==> flow/design.v <==
module shifter(in, shift, out);
  input [15:0] in;
  input [1:0] shift;
  output reg [15:0] out;
  always @(*) begin
    case(shift)
      2'b00: out = in;   
      2'b01: out = in << 1;   
      2'b10: out = in >> 1;   
      2'b11: out = {in[15], in[15:1]};   
      default: out = {16{1'bx}};    
    endcase
  end
endmodule
module ALU(ain, bin, alu_op, out, status);
  input [15:0] ain, bin;
  input [1:0] alu_op;
  output [15:0] out;
  output [2:0] status;
  ALU_result result(ain, bin, alu_op, out);  
  ALU_status result_status(ain, bin, out, status);  
endmodule
module ALU_result(ain, bin, alu_op, out);
  input [15:0] ain, bin;
  input [1:0] alu_op;
  output reg [15:0] out;
  always @(*) begin
    case(alu_op)
      2'b00: out = ain + bin;   
      2'b01: out = ain - bin;   
      2'b10: out = ain & bin;   
      2'b11: out = ~bin;        
      default: out = {16{1'bx}};   
    endcase
  end
endmodule
module ALU_status(ain, bin, alu_result, status);
  input [15:0] ain, bin, alu_result;
  output [2:0] status;
  assign status = {ain[15] & bin[15] & ~alu_result[15],   
                   alu_result[15],         
                   alu_result == 16'b0};   
endmodule
module Load_enabled_register(clk, load, in, out);
  parameter width = 16;  
  input clk, load;
  input [width-1:0] in;
  output [width-1:0] out; 
  reg [width-1:0] out;  
  wire[width-1:0] next_out = load ? in : out;
  always @(posedge clk) begin
    out <= next_out;   
  end
endmodule
module Decoder(in, out);
  parameter in_width = 3;
  parameter out_width = 8;
  input [in_width-1:0] in;
  output [out_width-1:0] out;
  wire [out_width-1:0] out = 1 << in; 
endmodule
module MUX_2in_binary(in1, in0, select, out);
  parameter width = 16;   
  input [width-1:0] in1, in0;
  input select;
  output reg [width-1:0] out;
  always @(*) begin
    case(select)
      1'b0: out = in0;
      1'b1: out = in1;
      default: out = {width{1'bx}};   
    endcase
  end
endmodule
module MUX_4in_binary(in3, in2, in1, in0, select, out);
  parameter width = 16;   
  input [width-1:0] in3, in2, in1, in0;
  input [1:0] select;
  output reg [width-1:0] out;
  always @(*) begin
    case(select)
      2'b00: out = in0;
      2'b01: out = in1;
      2'b10: out = in2;
      2'b11: out = in3;
      default: out = {width{1'bx}};   
    endcase
  end
endmodule
module MUX_8in(in7, in6, in5, in4, in3, in2, in1, in0, select, out);
  parameter width = 16;  
  input [width-1:0] in7, in6, in5, in4, in3, in2, in1, in0;
  input [7:0] select;
  output reg [width-1:0] out;
  always @(*) begin
    case(select)
      8'b00000001: out = in0;
      8'b00000010: out = in1;
      8'b00000100: out = in2;
      8'b00001000: out = in3;
      8'b00010000: out = in4;
      8'b00100000: out = in5;
      8'b01000000: out = in6;
      8'b10000000: out = in7;
      default: out = {width{1'bx}};  
    endcase
  end
endmodule
module Register_file(clk, data_in, write, writenum, readnum, data_out);
  input clk, write;   
  input [2:0] writenum, readnum;   
  input [15:0] data_in;  
  output [15:0] data_out;  
  wire [7:0] decoded_writenum;
  Decoder #(3, 8) decoder_write(writenum, decoded_writenum);
  wire [15:0] R0, R1, R2, R3, R4, R5, R6, R7; 
  Load_enabled_register #(16) R0_reg(clk, write & decoded_writenum[0], data_in, R0);
  Load_enabled_register #(16) R1_reg(clk, write & decoded_writenum[1], data_in, R1);
  Load_enabled_register #(16) R2_reg(clk, write & decoded_writenum[2], data_in, R2);
  Load_enabled_register #(16) R3_reg(clk, write & decoded_writenum[3], data_in, R3);
  Load_enabled_register #(16) R4_reg(clk, write & decoded_writenum[4], data_in, R4);
  Load_enabled_register #(16) R5_reg(clk, write & decoded_writenum[5], data_in, R5);
  Load_enabled_register #(16) R6_reg(clk, write & decoded_writenum[6], data_in, R6);
  Load_enabled_register #(16) R7_reg(clk, write & decoded_writenum[7], data_in, R7);
  wire [7:0] decoded_readnum;
  Decoder #(3, 8) decoder_read(readnum, decoded_readnum);
  MUX_8in #(16) output_multiplexer(R7, R6, R5, R4, R3, R2, R1, R0, decoded_readnum, data_out);
endmodule
module datapath(clk,  
                readnum, vsel, loada, loadb,   
                shift, asel, bsel, ALUop, loadc, loads, sximm5,  
                writenum, write, sximm8, mdata, PC,  
                status, datapath_out  
              );
   input clk, write, asel, bsel, loada, loadb, loadc, loads;
   input [2:0] readnum, writenum;
   input [1:0] ALUop, shift, vsel;
   input [15:0] mdata, sximm8, sximm5;
   input [7:0] PC;
   output [2:0] status;
   output [15:0] datapath_out;  
   wire [15:0] reg_data_in;   
   wire [15:0] reg_data_out;
   Register_file REGFILE(clk, reg_data_in, write, writenum, readnum, reg_data_out);
   wire [15:0] pipeline_reg_A_out, pipeline_reg_B_out;
   Load_enabled_register #(16) pipeline_reg_A(clk, loada, reg_data_out, pipeline_reg_A_out);
   Load_enabled_register #(16) pipeline_reg_B(clk, loadb, reg_data_out, pipeline_reg_B_out);
   wire [15:0] pipeline_reg_B_out_shifted;
   shifter shift_reg_B(pipeline_reg_B_out, shift, pipeline_reg_B_out_shifted);
   wire [15:0] source_operand_A_out, source_operand_B_out;
   MUX_2in_binary source_operand_A(16'b0, pipeline_reg_A_out, asel, source_operand_A_out);
   MUX_2in_binary source_operand_B(sximm5, pipeline_reg_B_out_shifted, bsel, source_operand_B_out);
   wire [15:0] alu_out;
   wire[2:0] alu_status;
   ALU alu_block(source_operand_A_out, source_operand_B_out, ALUop, alu_out, alu_status);
   Load_enabled_register #(3) status_register(clk, loads, alu_status, status);
   Load_enabled_register #(16) pipeline_reg_C(clk, loadc, alu_out, datapath_out);
   MUX_4in_binary writeback_mux(mdata, sximm8, {8'b0, PC}, datapath_out, vsel, reg_data_in);
endmodule
module vDFF(clk,D,Q);
  parameter n=1;
  input clk;
  input [n-1:0] D;
  output [n-1:0] Q;
  reg [n-1:0] Q;
  always @(posedge clk)
    Q <= D;
endmodule
module cpu(clk,reset,s,load,in,out,N,V,Z,w);
  input clk, reset, s, load;
  input [15:0] in;
  output [15:0] out;
  output N, V, Z, w;
  wire [15:0] inst_reg_out;
  Load_enabled_register #(16) instruction_register(clk, load, in, inst_reg_out);
  wire [2:0] nsel, opcode, readnum, writenum;
  wire [1:0] op, ALUop, shift;
  wire [15:0] sximm5, sximm8;
  Inst_dec instruction_decoder(inst_reg_out, nsel, opcode, op, ALUop, sximm5, sximm8, shift, readnum, writenum);
  wire [1:0] vsel;
  wire loada, loadb, asel, bsel, loadc, loads, write; 
  Controller datapath_controller(clk, s, reset, opcode, op, w, loada, loadb, loadc, loads, asel, bsel, vsel, nsel, write);
  datapath DP(.clk(clk),  
                .readnum(readnum), .vsel(vsel), .loada(loada), .loadb(loadb),   
                .shift(shift), .asel(asel), .bsel(bsel), .ALUop(ALUop), .loadc(loadc), .loads(loads), .sximm5(sximm5),  
                .writenum(writenum), .write(write), .sximm8(sximm8), .mdata(16'b0), .PC(8'b0),  
                .status({V, N, Z}), .datapath_out(out)  
              );
endmodule
module Inst_dec(inst_reg, nsel, opcode, op, ALUop, sximm5, sximm8, shift, readnum, writenum);
  input [15:0] inst_reg;
  input [2:0] nsel;
  output [2:0] opcode, readnum, writenum;
  output [1:0] op, ALUop, shift;
  output [15:0] sximm5, sximm8;
  assign opcode = inst_reg[15:13];
  assign op = inst_reg[12:11];
  assign ALUop = op;  
  assign sximm5 = { {11{inst_reg[4]}}, inst_reg[4:0] };   
  assign sximm8 = { {8{inst_reg[7]}}, inst_reg[7:0] };    
  assign shift = inst_reg[4:3];
  assign readnum = (nsel == 3'b001) ? inst_reg[10:8]   
                 : (nsel == 3'b010) ? inst_reg[7:5]    
                 : (nsel == 3'b100) ? inst_reg[2:0]    
                 : 3'bxxx;
  assign writenum = readnum;
endmodule
module Controller(clk, s, reset, opcode, op, w, loada, loadb, loadc, loads, asel, bsel, vsel, nsel, write);
  input clk, s, reset;
  input [2:0] opcode;
  input [1:0] op;
  output w, loada, loadb, loadc, loads, asel, bsel, write;
  output [2:0] nsel;
  output [1:0] vsel;
  wire [2:0] present_state, next_state;
  wire [2:0] next_state_reset = reset ? 3'b000 : next_state;
  reg [15:0] next;
  vDFF #(3) clk_state(clk, next_state_reset, present_state);
  always @(*) begin
    casex({s, opcode, op, present_state})
      {6'b0xxxxx, 3'b000}: next = {3'b000, 13'b1000000000000};   
      {6'b1xxxxx, 3'b000}: next = {3'b001, 13'b1000000000000};  
      {6'bx11010, 3'b001}: next = {3'b101, 13'b0};  
      {6'bx10101, 3'b001}, {6'bx101x0, 3'b001}: next = {3'b010, 13'b0};  
      {6'bx11000, 3'b001}, {6'bx10111, 3'b001}: next = {3'b011, 13'b0};  
      {6'bxxxxxx, 3'b010}: next = {3'b011, 13'b0100000000010};  
      {6'bxxxxxx, 3'b011}: next = {3'b100, 13'b0010000001000};  
      {6'bx11000, 3'b100}: next = {3'b101, 13'b0001010000000};  
      {6'bx10111, 3'b100}, {6'bx101x0, 3'b100}: next = {3'b101, 13'b0001000000000};  
      {6'bx10101, 3'b100}: next = {3'b000, 13'b0000100000000};  
      {6'bx11010, 3'b101}: next = {3'b000, 13'b0000000100011};  
      {6'bxxxxxx, 3'b101}: next = {3'b000, 13'b0000000000101};  
      default: next = {16{1'bx}};
   endcase
  end
  assign {next_state, w, loada, loadb, loadc, loads, asel, bsel, vsel, nsel, write} = next;
endmodule
Step by step through the tools: cpu
The steps from the RTL of cpu to its reports follow in flow order. Line numbers count from 1 in the design file above. Operators carry their Yosys type and port widths (W data, S select, Z words). Cell names lack the library's common part. The mark n/a stands for no value.

Design top: cpu. Clock input: clk. Library: sky130hd. Library corner: tt_025C_1v80.

Elaborated design
Counts by Yosys on the flattened word-level netlist (proc, flatten, opt, wreduce; memories kept). Register bits leave out memories and registers merged into their read ports (data or address). Print and check cells are left out. Cells with the same type and inputs are merged into one.

Under register bits after elaboration stands 198. Input port bits: 20.

Add/subtract/negate cells: 2. The entry for equality and inequality tests reads 34. For shift operators the number is 1. For multiplexer cells the number is 11. The figure for bitwise gates (word level) is 15. The entry for reductions and logical operators reads 9.

Operators with widths (count): $pmux W16 S11 (1); $pmux W16 S8 (1); $pmux W16 S4 (2); $eq A8 B8 Y1 const B (9); $pmux W16 S2 (2); $pmux W16 S3 (1); $add A16 B16 Y16 (1); $sub A16 B16 Y16 (1); $and A16 B16 Y16 (1); $not A16 Y16 (1); $logic_not A16 Y1 (1); $mux W16 (1); $eq A7 B7 Y1 const B (2); $eq A2 B2 Y1 const B (6); $and A1 B1 Y1 (10); $eq A3 B2 Y1 const B (3); $mux W3 (3); $shl A2 B3 Y8 const A (1); $reduce_or A2 Y1 (4); $eq A8 B1 Y1 const B (1); $eq A8 B2 Y1 const B (1); $eq A8 B3 Y1 const B (1); $eq A8 B4 Y1 const B (1); $eq A8 B5 Y1 const B (1); $eq A8 B6 Y1 const B (1); $eq A8 B7 Y1 const B (1); $eq A2 B1 Y1 const B (3); $logic_not A2 Y1 (3).

Not listed: further kinds 5, cells in them 8.

Depth
Yosys ltp: most cells in a row. Word level: on the elaborated netlist, between registers, memories and ports. Mapped: between sequential cells and ports; inverters and the memories' decode and read muxes count.

Under word-level depth stands 10. ABC_AREA: 0. The entry for depth in mapped cells reads 22.

Mapped cells and area
The flow's flattened synthesis, as Yosys stat reports it; memories are mapped. The netlist is that of the ABC_AREA named above (0 if unset); the other value can give another one.

For cell count the number is 794. For synthesis area the number is 9984.6 µm². Sequential part of the area: 5915.7 µm². The figure for flip-flops is 198. For buffers the number is 44.

Cell types: edfxtp_1 (count 195, area in all 5.86E+03 µm²); nand2_1 (count 105, area in all 394.128 µm²); mux4_2 (count 16, area in all 360.346 µm²); mux2i_1 (count 34, area in all 340.326 µm²); a21oi_1 (count 39, area in all 195.187 µm²); nor2_1 (count 52, area in all 195.187 µm²); ha_1 (count 15, area in all 187.68 µm²); o21ai_0 (count 27, area in all 135.13 µm²); and2_1 (count 17, area in all 106.352 µm²); a21o_1 (count 14, area in all 105.101 µm²); xor2_1 (count 11, area in all 96.342 µm²); xnor3_1 (count 4, area in all 90.086 µm²); nand3_1 (count 17, area in all 85.082 µm²); nor3_1 (count 16, area in all 80.077 µm²); xnor2_1 (count 9, area in all 78.826 µm²); clkbuf_1 (count 20, area in all 75.072 µm²); nand2b_1 (count 11, area in all 68.816 µm²); buf_2 (count 13, area in all 65.062 µm²).

Not listed: further types 71, cells in them 179. By module: a second synthesis without flattening, with its own total; a netlist apart from the flattened one above.

The entry for cell total of the unflattened synthesis reads 778. The figure for area total of the unflattened synthesis is 10536.4 µm².

Rows give one instance, submodules left out.

By module: Load_enabled_register #(width=16) (times used 12, cells 16, area 480.5 µm², seq. area 480.5 µm²); ALU_result (times used 1, cells 218, area 1437.6 µm², seq. area 0.0 µm²); MUX_8in #(width=16) (times used 1, cells 128, area 963.4 µm², seq. area 0.0 µm²); MUX_2in_binary (times used 2, cells 18, area 249.0 µm², seq. area 0.0 µm²); MUX_4in_binary (times used 1, cells 20, area 424.2 µm², seq. area 0.0 µm²); Inst_dec (times used 1, cells 53, area 419.2 µm², seq. area 0.0 µm²); shifter (times used 1, cells 51, area 355.3 µm², seq. area 0.0 µm²); Controller (times used 1, cells 40, area 286.5 µm², seq. area 0.0 µm²); Decoder (times used 2, cells 8, area 65.1 µm², seq. area 0.0 µm²); Load_enabled_register #(width=3) (times used 1, cells 3, area 90.1 µm², seq. area 90.1 µm²); vDFF #(n=3) (times used 1, cells 3, area 60.1 µm², seq. area 60.1 µm²); Register_file (times used 1, cells 8, area 50.0 µm², seq. area 0.0 µm²); ALU_status (times used 1, cells 8, area 48.8 µm², seq. area 0.0 µm²); cpu (times used 1, cells 1, area 3.8 µm², seq. area 0.0 µm²).

Modules not listed: 2.

Path before layout
OpenSTA on the mapped netlist: ideal clock, no wires. The path of least setup slack (recovery checks aside). Input and output delay are each 20% of the period. Register names are those of the netlist, which keeps one name where synthesis merged equal registers.

Kind: input to register. Start: input s. End: register DP.REGFILE.R1_reg.out[0]. For clock period the number is 10000 ps. Input delay: 2000 ps. Setup time: 409 ps. Time at the first pin: 2000 ps. For arrival time the number is 4996 ps. Setup slack: 4595 ps. Under delay of the path stands 3405 ps. For driving pins on the path the number is 9. Buffers on the path: 2. The figure for synthesis period reached is 5405 ps.

"delay of the path" = arrival - input delay + setup time. "driving pins on the path": output pins that drive a net of the path, with the launching flip-flop's if there is one; two outputs of one cell count as two. "synthesis period reached" is the clock period less the worst setup slack; recovery checks do not enter. This is arithmetic on one report: input and output delays are still those of the set period (20% each). Between the ends stands the longest chain of elaborated cells between them, by number of cells; it is not shown to be the way that was timed. Of several equally long chains one is given. A line is the first line of the expression or statement that the cell stems from. Yosys adds cells for indexed reads and writes and turns some case tables into memories. Only ways into the end's enable, where the timed path ends, are counted here.

Cells stage by stage: o221a_2 > o2111ai_1 > nor4_2 > mux2i_1 > o21a_1 > clkbuf_1 > buf_2 > o21ai_0 > nor3_1. Under cells in the longest elaborated chain stands 8. Under elaborated cells between the ends (all ways) stands 11.

RTL lines, path post-synthesis: from (decl) (line 170) `input clk, reset, s, load;`; $eq A4 B4 Y1 (line 220) `casex({s, opcode, op, present_state})`; $pmux W16 S11 (line 220); $eq A3 B3 Y1 (line 204) `: (nsel == 3'b100) ? inst_reg[2:0]`; $mux W3 (line 204); $mux W3 (line 203) `: (nsel == 3'b010) ? inst_reg[7:5]`; $mux W3 (line 202) `assign readnum = (nsel == 3'b001) ? inst_reg[10:8]`; $shl A2 B3 Y8 (line 60) `wire [out_width-1:0] out = 1 << in;`; $and A1 B1 Y1 (line 118) `Load_enabled_register #(16) R1_reg(clk, write & decoded_writenum[1], data_in, R1);`; to (assign) (line 52) `out <= next_out;`; to (decl) (line 48) `output [width-1:0] out;`.

Path in the finished layout
From the final timing report of flow run 1: the path of least setup slack in the routed layout; clock arrival at registers is part of the times. The report prints the path's times to 10 ps; the period is as set.

Kind: input to register. Start: input s. End: register DP.REGFILE.R2_reg.out[10]. For clock period the number is 9030 ps. Input delay: 1810 ps. Setup time: 290 ps. Time at the first pin: 1810 ps. For arrival time the number is 6170 ps. Setup slack: 3000 ps. For driving pins on the path the number is 11. Buffers on the path: 4.

Between the ends stands the longest chain of elaborated cells between them, by number of cells; it is not shown to be the way that was timed. Of several equally long chains one is given. Only ways into the end's enable, where the timed path ends, are counted here.

Cells stage by stage: clkdlybuf4s50_1 > o221a_2 > o2111ai_1 > nor4_2 > mux2i_1 > o21a_1 > clkbuf_1 > buf_2 > o21ai_0 > nor3_2 > buf_4. Under cells in the longest elaborated chain stands 8. Under elaborated cells between the ends (all ways) stands 11.

RTL lines, path after layout: from (decl) (line 170) `input clk, reset, s, load;`; $eq A4 B4 Y1 (line 220) `casex({s, opcode, op, present_state})`; $pmux W16 S11 (line 220); $eq A3 B3 Y1 (line 204) `: (nsel == 3'b100) ? inst_reg[2:0]`; $mux W3 (line 204); $mux W3 (line 203) `: (nsel == 3'b010) ? inst_reg[7:5]`; $mux W3 (line 202) `assign readnum = (nsel == 3'b001) ? inst_reg[10:8]`; $shl A2 B3 Y8 (line 60) `wire [out_width-1:0] out = 1 << in;`; $and A1 B1 Y1 (line 119) `Load_enabled_register #(16) R2_reg(clk, write & decoded_writenum[2], data_in, R2);`; to (assign) (line 52) `out <= next_out;`; to (decl) (line 48) `output [width-1:0] out;`.

FLOW RESULTS
============

Design cpu on sky130hd. What follows are 2 stored runs of the flow, each under its own settings; their order means nothing. The constraints put input and output delay at 20% of the set period each and load the outputs with 0.01 pF. "worst path time" is the time allowed to the run's worst setup path (the clock period less input and output delay, where it has them) less its slack. Clock arrival times count: a late capture clock shortens it, a late launch clock lengthens it. "worst path time" is given in steps of 10 ps.

Files of flow run 1:
==> flow/run.sh <==
#!/bin/bash
# the make line also repeats the synthesis and layout settings of config.mk as NAME=value (left out here)
make -C /OpenROAD-flow-scripts/flow DESIGN_CONFIG=/design/flow/config.mk WORK_HOME=/design/flow/orfs CLKGATE_MAP_FILE= finish
==> flow/config.mk <==
export PLATFORM = sky130hd
export DESIGN_NAME = cpu
export DESIGN_NICKNAME = cpu
export VERILOG_FILES = /design/flow/design.v
export SDC_FILE = /design/flow/constraint.sdc
export NUM_CORES = 4
export LEC_CHECK = 0
export ABC_AREA = 0
export CAP_MARGIN = 20
export CORE_MARGIN = 2
export CORE_UTILIZATION = 27
export CTS_CLUSTER_SIZE = 66
export GPL_TIMING_DRIVEN = 0
export MIN_ROUTING_LAYER = met2
export PLACE_DENSITY_LB_ADDON = 0.07
export SETUP_SLACK_MARGIN = 0.72
export SLEW_MARGIN = 20
==> flow/constraint.sdc <==
create_clock -name core_clock -period 9.03 [get_ports {clk}]
set_input_delay 1.8060 -clock core_clock [delete_from_list [all_inputs] [get_ports {clk}]]
set_output_delay 1.8060 -clock core_clock [all_outputs]
set_load 0.01 [all_outputs]

Results of flow run 1. The post-synthesis cell area stands at 9984.6 µm². For the full die area the run shows 38533.7 µm². For the final design utilization the run shows 31.8%. The lowest setup slack comes to 2999 ps. The total negative slack on setup checks comes to 0 ps. For the worst hold slack in the final report the run shows 650 ps. For the worst path time the run shows 4230 ps. Critical path type: input to register.

Files of flow run 2:
==> flow/run.sh <==
#!/bin/bash
# the make line also repeats the synthesis and layout settings of config.mk as NAME=value (left out here)
make -C /OpenROAD-flow-scripts/flow DESIGN_CONFIG=/design/flow/config.mk WORK_HOME=/design/flow/orfs CLKGATE_MAP_FILE= finish
==> flow/config.mk <==
export PLATFORM = sky130hd
export DESIGN_NAME = cpu
export DESIGN_NICKNAME = cpu
export VERILOG_FILES = /design/flow/design.v
export SDC_FILE = /design/flow/constraint.sdc
export NUM_CORES = 4
export LEC_CHECK = 0
export CAP_MARGIN = 20
export CORE_MARGIN = 2
export CORE_UTILIZATION = 40
export SETUP_SLACK_MARGIN = 0.89
export SLEW_MARGIN = 20
==> flow/constraint.sdc <==
create_clock -name core_clock -period 5.73 [get_ports {clk}]
set_input_delay 1.1460 -clock core_clock [delete_from_list [all_inputs] [get_ports {clk}]]
set_output_delay 1.1460 -clock core_clock [all_outputs]
set_load 0.01 [all_outputs]

Results of flow run 2. The post-synthesis cell area stands at 9984.6 µm². For the full die area the run shows 26240.8 µm². For the final design utilization the run shows 46.9%. The lowest setup slack comes to 1202 ps. The total negative slack on setup checks comes to 0 ps. For the worst hold slack in the final report the run shows 628 ps. For the worst path time the run shows 4530 ps. Critical path type: register to register.
